==> flow/design.v <==
`timescale 1ps/1ps
module LASER (
	input CLK,
	input RST,
	input [3:0] X,
	input [3:0] Y,
	output reg [3:0] C1X,
	output reg [3:0] C1Y,
	output reg [3:0] C2X,
	output reg [3:0] C2Y,
	output DONE
);
parameter State_Data_Read									= 0,
					State_Calculate_Cover 					= 1,
					State_Next_Circle 							= 2,
					State_Refresh_Max_Cover_Circle	= 3,
					State_Data_Out 									= 4;
reg [2:0] State;
reg [3:0] DATA [39:0][1:0];  
reg [3:0] CNT_X,CNT_Y;
reg [5:0] CNT;
reg [2:0] STEP_CNT;
reg [6:0] ITER;  
reg [8:0] Calculate_REG;
reg [3:0] Distance1,Distance2,Distance3,Distance4;
reg S;
wire [3:0] Set_Circle [1:0];
reg [5:0] Max_Cover,Cover;
reg [3:0] Max_Cover_X,Max_Cover_Y;
reg inC1,inC2;
reg [7:0] sqrd1,sqrd2,sqrd3,sqrd4;
assign Set_Circle[0] = S ? C1X:C2X;
assign Set_Circle[1] = S ? C1Y:C2Y;
assign DONE = State== State_Data_Out ? 1'b1:1'b0;
always@(posedge CLK or posedge RST)begin
	if(RST)begin
		State <= State_Data_Read;	
		S<=0;
		{CNT_Y,CNT_X} <= 0;
		CNT <= 0;
		STEP_CNT <= 0;
		ITER <= 0;
		{Cover,Max_Cover} <= 0;
		{C1X,C1Y,C2X,C2Y} <= 0;
		{Max_Cover_Y,Max_Cover_X} <= 0; 
	end
	else begin
		case(State)
			State_Data_Read								:begin
				if(CNT>=39) begin
					State <= State_Calculate_Cover;
					CNT <= 0;
				end
				else CNT <= CNT+1;
				DATA[CNT][0] <= X;
				DATA[CNT][1] <= Y;
			end
			State_Calculate_Cover 				:begin  
				if(CNT>=39)begin
					State <= State_Next_Circle;
					CNT <= 0;
				end
				else begin
					CNT <= CNT+1;
				end
				if(inC1||inC2)begin
					Cover <= Cover+1;
				end
			end
			State_Next_Circle 						:begin  
				if(Cover>=Max_Cover)begin
					Max_Cover <= Cover;
					Max_Cover_Y <= CNT_Y;
					Max_Cover_X <= CNT_X;
				end
				if(Cover<=3)begin
					if(CNT_Y==15 && (CNT_X+10)>15)begin
						State <= State_Refresh_Max_Cover_Circle;
						CNT_Y <= 0;
						CNT_X <= 0;
					end
					else if((CNT_X+10)>15)begin
						CNT_Y <= CNT_Y+1;
						CNT_X <= 0;
						State <= State_Calculate_Cover;
					end
					else begin
						CNT_X <= CNT_X+10;
						State <= State_Calculate_Cover;
					end
				end
				else if(Cover<=10)begin
					if(CNT_Y==15 && (CNT_X+7)>15)begin
						State <= State_Refresh_Max_Cover_Circle;
						CNT_Y <= 0;
						CNT_X <= 0;
					end
					else if((CNT_X+7)>15)begin
						CNT_Y <= CNT_Y+1;
						CNT_X <= 0;
						State <= State_Calculate_Cover;
					end
					else begin
						CNT_X <= CNT_X+7;
						State <= State_Calculate_Cover;
					end
				end
				else if(Cover<=20)begin
					if(CNT_Y==15 && (CNT_X+3)>15)begin
						State <= State_Refresh_Max_Cover_Circle;
						CNT_Y <= 0;
						CNT_X <= 0;
					end
					else if((CNT_X+3)>15)begin
						CNT_Y <= CNT_Y+1;
						CNT_X <= 0;
						State <= State_Calculate_Cover;
					end
					else begin
						CNT_X <= CNT_X+3;
						State <= State_Calculate_Cover;
					end
				end
				else begin
					{CNT_Y,CNT_X}<= &{CNT_Y,CNT_X} ? 0:{CNT_Y,CNT_X}+1 ;
					State <= &{CNT_Y,CNT_X} ? State_Refresh_Max_Cover_Circle : State_Calculate_Cover;
				end
				Cover<=0;
			end
			State_Refresh_Max_Cover_Circle 	:begin 
				if(  (S&&{Max_Cover_Y,Max_Cover_X}=={C2Y,C2X}) ||
				 			(~S&&{Max_Cover_Y,Max_Cover_X}=={C1Y,C1X}) || (&ITER) ) State <= State_Data_Out;
				else begin 
					if(S) {C2Y,C2X} <= {Max_Cover_Y,Max_Cover_X};
					else {C1Y,C1X} <= {Max_Cover_Y,Max_Cover_X};
					State <= State_Calculate_Cover ; 
				end
				{CNT_Y,CNT_X} <= 0;
				CNT <= 0;
				STEP_CNT <= 0;
				ITER <= ITER+1;
				Cover<=0;
				S <= ~S;
			end
			State_Data_Out 								:begin 
				State <= State_Data_Read;	
				{CNT_Y,CNT_X} <= 0;
				S <= 0;
				CNT <= 0;
				STEP_CNT <= 0;
				ITER <= 0;
				{Cover,Max_Cover} <= 0;
				{C1X,C1Y,C2X,C2Y} <= 0;
				{Max_Cover_Y,Max_Cover_X} <= 0; 
			end
		endcase
	end
end
always@(*)begin
	if(State==State_Calculate_Cover)begin
		Distance1 = (CNT_X>DATA[CNT][0]) ? (CNT_X-DATA[CNT][0]):(DATA[CNT][0]-CNT_X);
		Distance2 = (CNT_Y>DATA[CNT][1]) ? (CNT_Y-DATA[CNT][1]):(DATA[CNT][1]-CNT_Y);	
		sqrd1 = Distance1*Distance1;
		sqrd2 = Distance2*Distance2;
		if( (sqrd1+sqrd2)<=16) inC1 = 1;
		else inC1 = 0;
		Distance3 = (Set_Circle[0]>DATA[CNT][0]) ? (Set_Circle[0]-DATA[CNT][0]):(DATA[CNT][0]-Set_Circle[0]);
		Distance4 = (Set_Circle[1]>DATA[CNT][1]) ? (Set_Circle[1]-DATA[CNT][1]):(DATA[CNT][1]-Set_Circle[1]);
		sqrd4 = Distance3*Distance3;
    sqrd3 = Distance4*Distance4;
		if( (sqrd3+sqrd4)<=16) inC2 = 1;
		else inC2 = 0;
	end
	else {Distance1,Distance2,inC1,inC2} = 0;
end
endmodule
* Reports on LASER
Tool output for the design above, in the order of the flow.
Line numbers count from 1 in the design file above.
The mark -- stands for no value.
- Top module :: LASER
- Clock port :: CLK
- Cell library :: sky130hd
- Library corner :: tt_025C_1v80

* After elaboration
Source: Yosys, flattened and elaborated. Widths are those after wreduce. Registers that Yosys merges into a memory's read port (data or address) are not register bits. Print and check cells do not count.
- $add $sub $neg :: 20
- Multipliers :: 4
- $lt $le $gt $ge :: 14
- Eq/ne operators :: 135
- Mux-type cells :: 189
- Bitwise gates (word level) :: 2
- Reductions and logical operators :: 148
** Operators with widths (number)
- 2-to-1 mux 4 bit :: 154
- case mux 4 bit (select 79 bit) :: 1
- AND reduction 3 bit :: 83
- == test 7 x 6 -> 1 bit with constant B :: 32
- case mux 4 bit (select 39 bit) :: 1
- multiplier 4 x 4 -> 8 bit :: 4
- == test 7 x 5 -> 1 bit with constant B :: 16
- == test 7 bit with constant B :: 16
- > comparator 32 x 4 -> 1 bit with constant B :: 3
- == test 6 x 5 -> 1 bit with constant B :: 16
- nonzero test 2 bit :: 44
- case mux 4 bit (select 2 bit) :: 8
- == test 7 x 4 -> 1 bit with constant B :: 8
- == test 6 x 4 -> 1 bit with constant B :: 8
- == test 6 bit with constant B :: 8
- case mux 6 bit (select 2 bit) :: 3
- subtractor 4 bit :: 8
- == test 7 x 3 -> 1 bit with constant B :: 4
- == test 6 x 3 -> 1 bit with constant B :: 4
- adder 8 x 8 -> 9 bit :: 2
- less-or-equal comparator 9 x 5 -> 1 bit with constant B :: 2
- 2-to-1 mux 6 bit :: 3
- > comparator 4 bit :: 4
- == test 8 bit :: 2
- case mux 3 bit (select 5 bit) :: 1
- != test 2 bit with constant B :: 7
- adder 7 x 1 -> 7 bit with constant B :: 2
- == test 7 x 2 -> 1 bit with constant B :: 2
Not listed: further kinds 41, cells in them 66.
- Register bits :: 381
- Output and inout port bits :: 17

* Depth
Yosys ltp: most cells in a row. Word level: on the elaborated netlist, between registers, memories and ports. Mapped: between sequential cells and ports; inverters and the memories' decode and read muxes count.
- Depth after elaboration :: 14
- ABC_AREA :: 0
- Mapped depth :: 39
- Depth with buffers taken out :: 33

* After synthesis
Source: synth_stat.txt of the flow (Yosys; design flattened, memories mapped). It holds for the ABC_AREA given above (unset counts as 0); a run with the other value may have another netlist.
The area totals of this step are shown rounded.
** Cell types
- sky130_fd_sc_hd__edfxtp_1 :: number 320, area in all 9.61E+03 um^2
- sky130_fd_sc_hd__mux2_2 :: number 160, area in all 1.8E+03 um^2
- sky130_fd_sc_hd__dfrtp_1 :: number 62, area in all 1.55E+03 um^2
- sky130_fd_sc_hd__ha_1 :: number 85, area in all 1063.52 um^2
- sky130_fd_sc_hd__a22oi_1 :: number 138, area in all 1.04E+03 um^2
- sky130_fd_sc_hd__fa_1 :: number 30, area in all 600.576 um^2
- sky130_fd_sc_hd__nand2_1 :: number 142, area in all 533.011 um^2
- sky130_fd_sc_hd__clkbuf_1 :: number 108, area in all 405.389 um^2
- sky130_fd_sc_hd__inv_1 :: number 93, area in all 349.085 um^2
- sky130_fd_sc_hd__nor2_1 :: number 84, area in all 315.302 um^2
- sky130_fd_sc_hd__and3_1 :: number 50, area in all 312.8 um^2
- sky130_fd_sc_hd__nor3_1 :: number 53, area in all 265.254 um^2
- sky130_fd_sc_hd__mux2i_1 :: number 26, area in all 260.25 um^2
- sky130_fd_sc_hd__nand4_1 :: number 34, area in all 212.704 um^2
- sky130_fd_sc_hd__xnor2_1 :: number 22, area in all 192.685 um^2
- sky130_fd_sc_hd__o21ai_0 :: number 38, area in all 190.182 um^2
- sky130_fd_sc_hd__nand3_1 :: number 33, area in all 165.158 um^2
- sky130_fd_sc_hd__a21oi_1 :: number 30, area in all 150.144 um^2
Not listed: further types 42, cells in them 195.
- Cell count :: 1703
- Synthesis area :: 20500 um^2
- Area of sequential cells :: 11200 um^2
- Flip-flop cells :: 383
- Buffers :: 115

* Worst setup path after synthesis
Path of least setup slack by OpenSTA after synthesis, without wires, with an ideal clock, recovery checks aside; 20% of the period is set as input and as output delay. Where synthesis merged equal registers, the netlist keeps one of their names.
- Kind :: flip-flop to flip-flop
- From :: register CNT[3]
- To :: register Cover[2]
- Period :: 9.0 ns
- Setup time :: 0.122 ns
- Launch time at the first pin :: 0.000 ns
- Arrival time :: 8.898 ns
- Data required time :: 8.878 ns
- Slack :: -0.020 ns
- Path delay :: 9.020 ns
- Stages :: 34
- Synthesis period reached :: 9.02 ns
"path delay" = arrival - input delay + setup time.
"stages": output pins that drive a net of the path, with the launching flip-flop's if there is one; two outputs of one cell count as two.
"synthesis period reached" is the clock period less the worst setup slack; recovery checks do not enter. This is arithmetic on one report: input and output delays are still those of the set period (20% each).
Between the ends stands the longest chain of elaborated cells between them, by number of cells; it is not shown to be the way that was timed. Of several equally long chains one is given.
A line is the first line of the expression or statement that the cell stems from. Yosys adds cells for indexed reads and writes and turns some case tables into memories.
At most two assigning lines are given for a register; there are more.
- Cells stage by stage :: sky130_fd_sc_hd__dfrtp_1 -> sky130_fd_sc_hd__clkbuf_1 -> sky130_fd_sc_hd__clkbuf_1 -> sky130_fd_sc_hd__inv_1 -> sky130_fd_sc_hd__ha_1 -> sky130_fd_sc_hd__xnor2_1 -> sky130_fd_sc_hd__buf_2 -> sky130_fd_sc_hd__nor2_1 -> sky130_fd_sc_hd__a311oi_1 -> sky130_fd_sc_hd__nand3_1 -> sky130_fd_sc_hd__nor4_4 -> sky130_fd_sc_hd__mux2_2 -> sky130_fd_sc_hd__ha_1 -> sky130_fd_sc_hd__fa_1 -> sky130_fd_sc_hd__inv_1 -> sky130_fd_sc_hd__a21o_1 -> sky130_fd_sc_hd__a21oi_1 -> sky130_fd_sc_hd__a41oi_1 -> sky130_fd_sc_hd__mux2i_1 -> sky130_fd_sc_hd__xnor2_1 -> sky130_fd_sc_hd__or2_2 -> sky130_fd_sc_hd__fa_1 -> sky130_fd_sc_hd__fa_1 -> sky130_fd_sc_hd__fa_1 -> sky130_fd_sc_hd__inv_1 -> sky130_fd_sc_hd__fa_1 -> sky130_fd_sc_hd__ha_1 -> sky130_fd_sc_hd__inv_1 -> sky130_fd_sc_hd__fa_1 -> sky130_fd_sc_hd__a31oi_1 -> sky130_fd_sc_hd__a221oi_1 -> sky130_fd_sc_hd__a32oi_1 -> sky130_fd_sc_hd__mux2_2 -> sky130_fd_sc_hd__a32o_1
- Cells in the longest elaborated chain :: 14
- Elaborated cells on any way between the ends :: 155
- Those cells by class :: 12 x add/sub; 4 x mul; 6 x compare; 119 x eq/ne; 12 x mux; 2 x reduce/logical
** RTL lines, path after synthesis
- start, declared :: RTL line 21 : reg [5:0] CNT;
- start, assigned :: RTL line 54 : else CNT <= CNT+1;
- start, assigned :: RTL line 64 : CNT <= CNT+1;
- subtractor 6 bit :: RTL line 161 : Distance1 = (CNT_X>DATA[CNT][0]) ? (CNT_X-DATA[CNT][0]):(DATA[CNT][0]-CNT_X);
- adder 7 x 1 -> 7 bit :: RTL line 161
- == test 7 bit :: RTL line 161
- case mux 4 bit (select 79 bit) :: RTL line 161
- subtractor 4 bit :: RTL line 161
- 2-to-1 mux 4 bit :: RTL line 161
- multiplier 4 x 4 -> 8 bit :: RTL line 163 : sqrd1 = Distance1*Distance1;
- adder 8 x 8 -> 9 bit :: RTL line 165 : if( (sqrd1+sqrd2)<=16) inC1 = 1;
- less-or-equal comparator 9 x 5 -> 1 bit :: RTL line 165
- 2-to-1 mux 1 bit :: RTL line 165
- 2-to-1 mux 1 bit :: RTL line 160 : if(State==State_Calculate_Cover)begin
- logical OR 1 bit :: RTL line 66 : if(inC1||inC2)begin
- 2-to-1 mux 6 bit :: RTL line 66
- case mux 6 bit (select 2 bit) :: RTL line 48 : case(State)
- end, assigned :: RTL line 67 : Cover <= Cover+1;
- end, assigned :: RTL line 128 : Cover<=0;
- end, declared :: RTL line 28 : reg [5:0] Max_Cover,Cover;

* Timing after layout
Path of least setup slack in the final report of job 1 (OpenROAD, finished layout, wires in). Where an end is a register, its clock arrival counts in the times.
- Kind :: flip-flop to flip-flop
- From :: register CNT[3]
- To :: register Cover[2]
- Period :: 6.29 ns
- Setup time :: 0.11 ns
- Launch time at the first pin :: 0.58 ns
- Arrival time :: 8.80 ns
- Data required time :: 6.76 ns
- Slack :: -2.04 ns
- Stages :: 37
Between the ends stands the longest chain of elaborated cells between them, by number of cells; it is not shown to be the way that was timed. Of several equally long chains one is given.
At most two assigning lines are given for a register; there are more.
- Cells stage by stage :: sky130_fd_sc_hd__dfrtp_1 -> sky130_fd_sc_hd__inv_4 -> sky130_fd_sc_hd__ha_4 -> sky130_fd_sc_hd__buf_6 -> sky130_fd_sc_hd__xnor2_4 -> sky130_fd_sc_hd__buf_6 -> sky130_fd_sc_hd__nor3_4 -> sky130_fd_sc_hd__buf_6 -> sky130_fd_sc_hd__buf_6 -> sky130_fd_sc_hd__a222oi_1 -> sky130_fd_sc_hd__nand4_1 -> sky130_fd_sc_hd__nor3_2 -> sky130_fd_sc_hd__nand2_2 -> sky130_fd_sc_hd__mux2_4 -> sky130_fd_sc_hd__ha_4 -> sky130_fd_sc_hd__fa_2 -> sky130_fd_sc_hd__inv_2 -> sky130_fd_sc_hd__a21o_1 -> sky130_fd_sc_hd__a21oi_2 -> sky130_fd_sc_hd__a41oi_2 -> sky130_fd_sc_hd__buf_4 -> sky130_fd_sc_hd__mux2_4 -> sky130_fd_sc_hd__or2_4 -> sky130_fd_sc_hd__fa_1 -> sky130_fd_sc_hd__fa_1 -> sky130_fd_sc_hd__fa_1 -> sky130_fd_sc_hd__inv_1 -> sky130_fd_sc_hd__fa_1 -> sky130_fd_sc_hd__ha_2 -> sky130_fd_sc_hd__inv_2 -> sky130_fd_sc_hd__fa_2 -> sky130_fd_sc_hd__a31oi_4 -> sky130_fd_sc_hd__a221oi_2 -> sky130_fd_sc_hd__a32oi_2 -> sky130_fd_sc_hd__buf_12 -> sky130_fd_sc_hd__mux2_4 -> sky130_fd_sc_hd__a32o_1
- Cells in the longest elaborated chain :: 14
- Elaborated cells on any way between the ends :: 155
- Those cells by class :: 12 x add/sub; 4 x mul; 6 x compare; 119 x eq/ne; 12 x mux; 2 x reduce/logical
** RTL lines, path post-layout
- start, declared :: RTL line 21 : reg [5:0] CNT;
- start, assigned :: RTL line 54 : else CNT <= CNT+1;
- start, assigned :: RTL line 64 : CNT <= CNT+1;
- subtractor 6 bit :: RTL line 161 : Distance1 = (CNT_X>DATA[CNT][0]) ? (CNT_X-DATA[CNT][0]):(DATA[CNT][0]-CNT_X);
- adder 7 x 1 -> 7 bit :: RTL line 161
- == test 7 bit :: RTL line 161
- case mux 4 bit (select 79 bit) :: RTL line 161
- subtractor 4 bit :: RTL line 161
- 2-to-1 mux 4 bit :: RTL line 161
- multiplier 4 x 4 -> 8 bit :: RTL line 163 : sqrd1 = Distance1*Distance1;
- adder 8 x 8 -> 9 bit :: RTL line 165 : if( (sqrd1+sqrd2)<=16) inC1 = 1;
- less-or-equal comparator 9 x 5 -> 1 bit :: RTL line 165
- 2-to-1 mux 1 bit :: RTL line 165
- 2-to-1 mux 1 bit :: RTL line 160 : if(State==State_Calculate_Cover)begin
- logical OR 1 bit :: RTL line 66 : if(inC1||inC2)begin
- 2-to-1 mux 6 bit :: RTL line 66
- case mux 6 bit (select 2 bit) :: RTL line 48 : case(State)
- end, assigned :: RTL line 67 : Cover <= Cover+1;
- end, assigned :: RTL line 128 : Cover<=0;
- end, declared :: RTL line 28 : reg [5:0] Max_Cover,Cover;

Lab notebook: LASER

Record of 5 stored runs of the RTL-to-layout flow on LASER, platform sky130hd. The runs are unordered. Constraints: input delay and output delay 20% of the set period each, output load 0.01 pF.
"achieved period" means the clock period less the worst setup slack. The figure is calculated, with input and output delays left at 20% of the set period.
"time on the worst setup path" is the time allowed to the run's worst setup path (the clock period less input and output delay, where it has them) less its slack. Clock arrival times count: a late capture clock shortens it, a late launch clock lengthens it.
The results are shown rounded.

** Job 1
- Settings :: ABC_AREA=0; CORE_MARGIN=8; CORE_UTILIZATION=32; CTS_CLUSTER_SIZE=16; GPL_ROUTABILITY_DRIVEN=0; MAX_ROUTING_LAYER=met5; PLACE_DENSITY_LB_ADDON=0.12; SETUP_SLACK_MARGIN=0.41; TNS_END_PERCENT=100; period_ns=6.29; CAP_MARGIN=20; SLEW_MARGIN=20
- Chip area after synthesis (Yosys) :: 20500 um^2
- Die area :: 72500 um^2
- Standard-cell area after routing :: 26300 um^2
- Worst setup slack after layout :: -2.04 ns
- Total negative setup slack :: -12.1 ns
- Final worst hold slack :: 0.523 ns
- Achieved period :: 8.327 ns
- Time on the worst setup path :: 8.33 ns
- Class of the worst setup path :: flip-flop to flip-flop

** Job 2
- Settings :: period_ns=9.0; CAP_MARGIN=20; CORE_MARGIN=2; CORE_UTILIZATION=40; SLEW_MARGIN=20
- Chip area after synthesis (Yosys) :: 20500 um^2
- Die area :: 53100 um^2
- Standard-cell area after routing :: 24100 um^2
- Worst setup slack after layout :: 0.298 ns
- Total negative setup slack :: 0.000 ns
- Final worst hold slack :: 0.517 ns
- Achieved period :: 8.702 ns
- Time on the worst setup path :: 8.70 ns
- Class of the worst setup path :: flip-flop to flip-flop

** Job 3
- Settings :: CELL_PAD_IN_SITES_DETAIL_PLACEMENT=1; CELL_PAD_IN_SITES_GLOBAL_PLACEMENT=1; CORE_UTILIZATION=19; CTS_CLUSTER_DIAMETER=222; GPL_ROUTABILITY_DRIVEN=0; GPL_TIMING_DRIVEN=0; PLACE_DENSITY_LB_ADDON=0.05; SLEW_MARGIN=10; TNS_END_PERCENT=85; period_ns=9.21; CAP_MARGIN=20; CORE_MARGIN=2
- Chip area after synthesis (Yosys) :: 20500 um^2
- Die area :: 111000 um^2
- Standard-cell area after routing :: 26500 um^2
- Worst setup slack after layout :: 0.251 ns
- Total negative setup slack :: 0.000 ns
- Final worst hold slack :: 0.528 ns
- Achieved period :: 8.959 ns
- Time on the worst setup path :: 8.96 ns
- Class of the worst setup path :: flip-flop to flip-flop

** Job 4
- Settings :: ABC_AREA=0; CAP_MARGIN=30; CELL_PAD_IN_SITES_DETAIL_PLACEMENT=1; CELL_PAD_IN_SITES_GLOBAL_PLACEMENT=1; CORE_ASPECT_RATIO=1.16; CORE_MARGIN=9; CORE_UTILIZATION=46; CTS_CLUSTER_DIAMETER=112; CTS_CLUSTER_SIZE=84; GPL_ROUTABILITY_DRIVEN=1; HOLD_SLACK_MARGIN=0.07; MAX_ROUTING_LAYER=met4; MIN_ROUTING_LAYER=met2; PLACE_DENSITY=0.48; SETUP_SLACK_MARGIN=0.93; SLEW_MARGIN=5; TNS_END_PERCENT=95; period_ns=6.84
- Chip area after synthesis (Yosys) :: 20500 um^2
- Die area :: 52500 um^2
- Standard-cell area after routing :: 25400 um^2
- Worst setup slack after layout :: -1.73 ns
- Total negative setup slack :: -10.3 ns
- Final worst hold slack :: 0.560 ns
- Achieved period :: 8.572 ns
- Time on the worst setup path :: 8.57 ns
- Class of the worst setup path :: flip-flop to flip-flop

** Job 5
- Settings :: ABC_AREA=0; CAP_MARGIN=30; CELL_PAD_IN_SITES_GLOBAL_PLACEMENT=3; CORE_ASPECT_RATIO=0.54; CORE_MARGIN=9; CORE_UTILIZATION=46; CTS_CLUSTER_DIAMETER=112; GPL_ROUTABILITY_DRIVEN=0; MAX_ROUTING_LAYER=met4; MIN_ROUTING_LAYER=met2; PLACE_DENSITY=0.48; SETUP_SLACK_MARGIN=0.93; SLEW_MARGIN=5; TNS_END_PERCENT=95; period_ns=6.84
- Outcome :: stopped before the end: routing reported GRT-0116
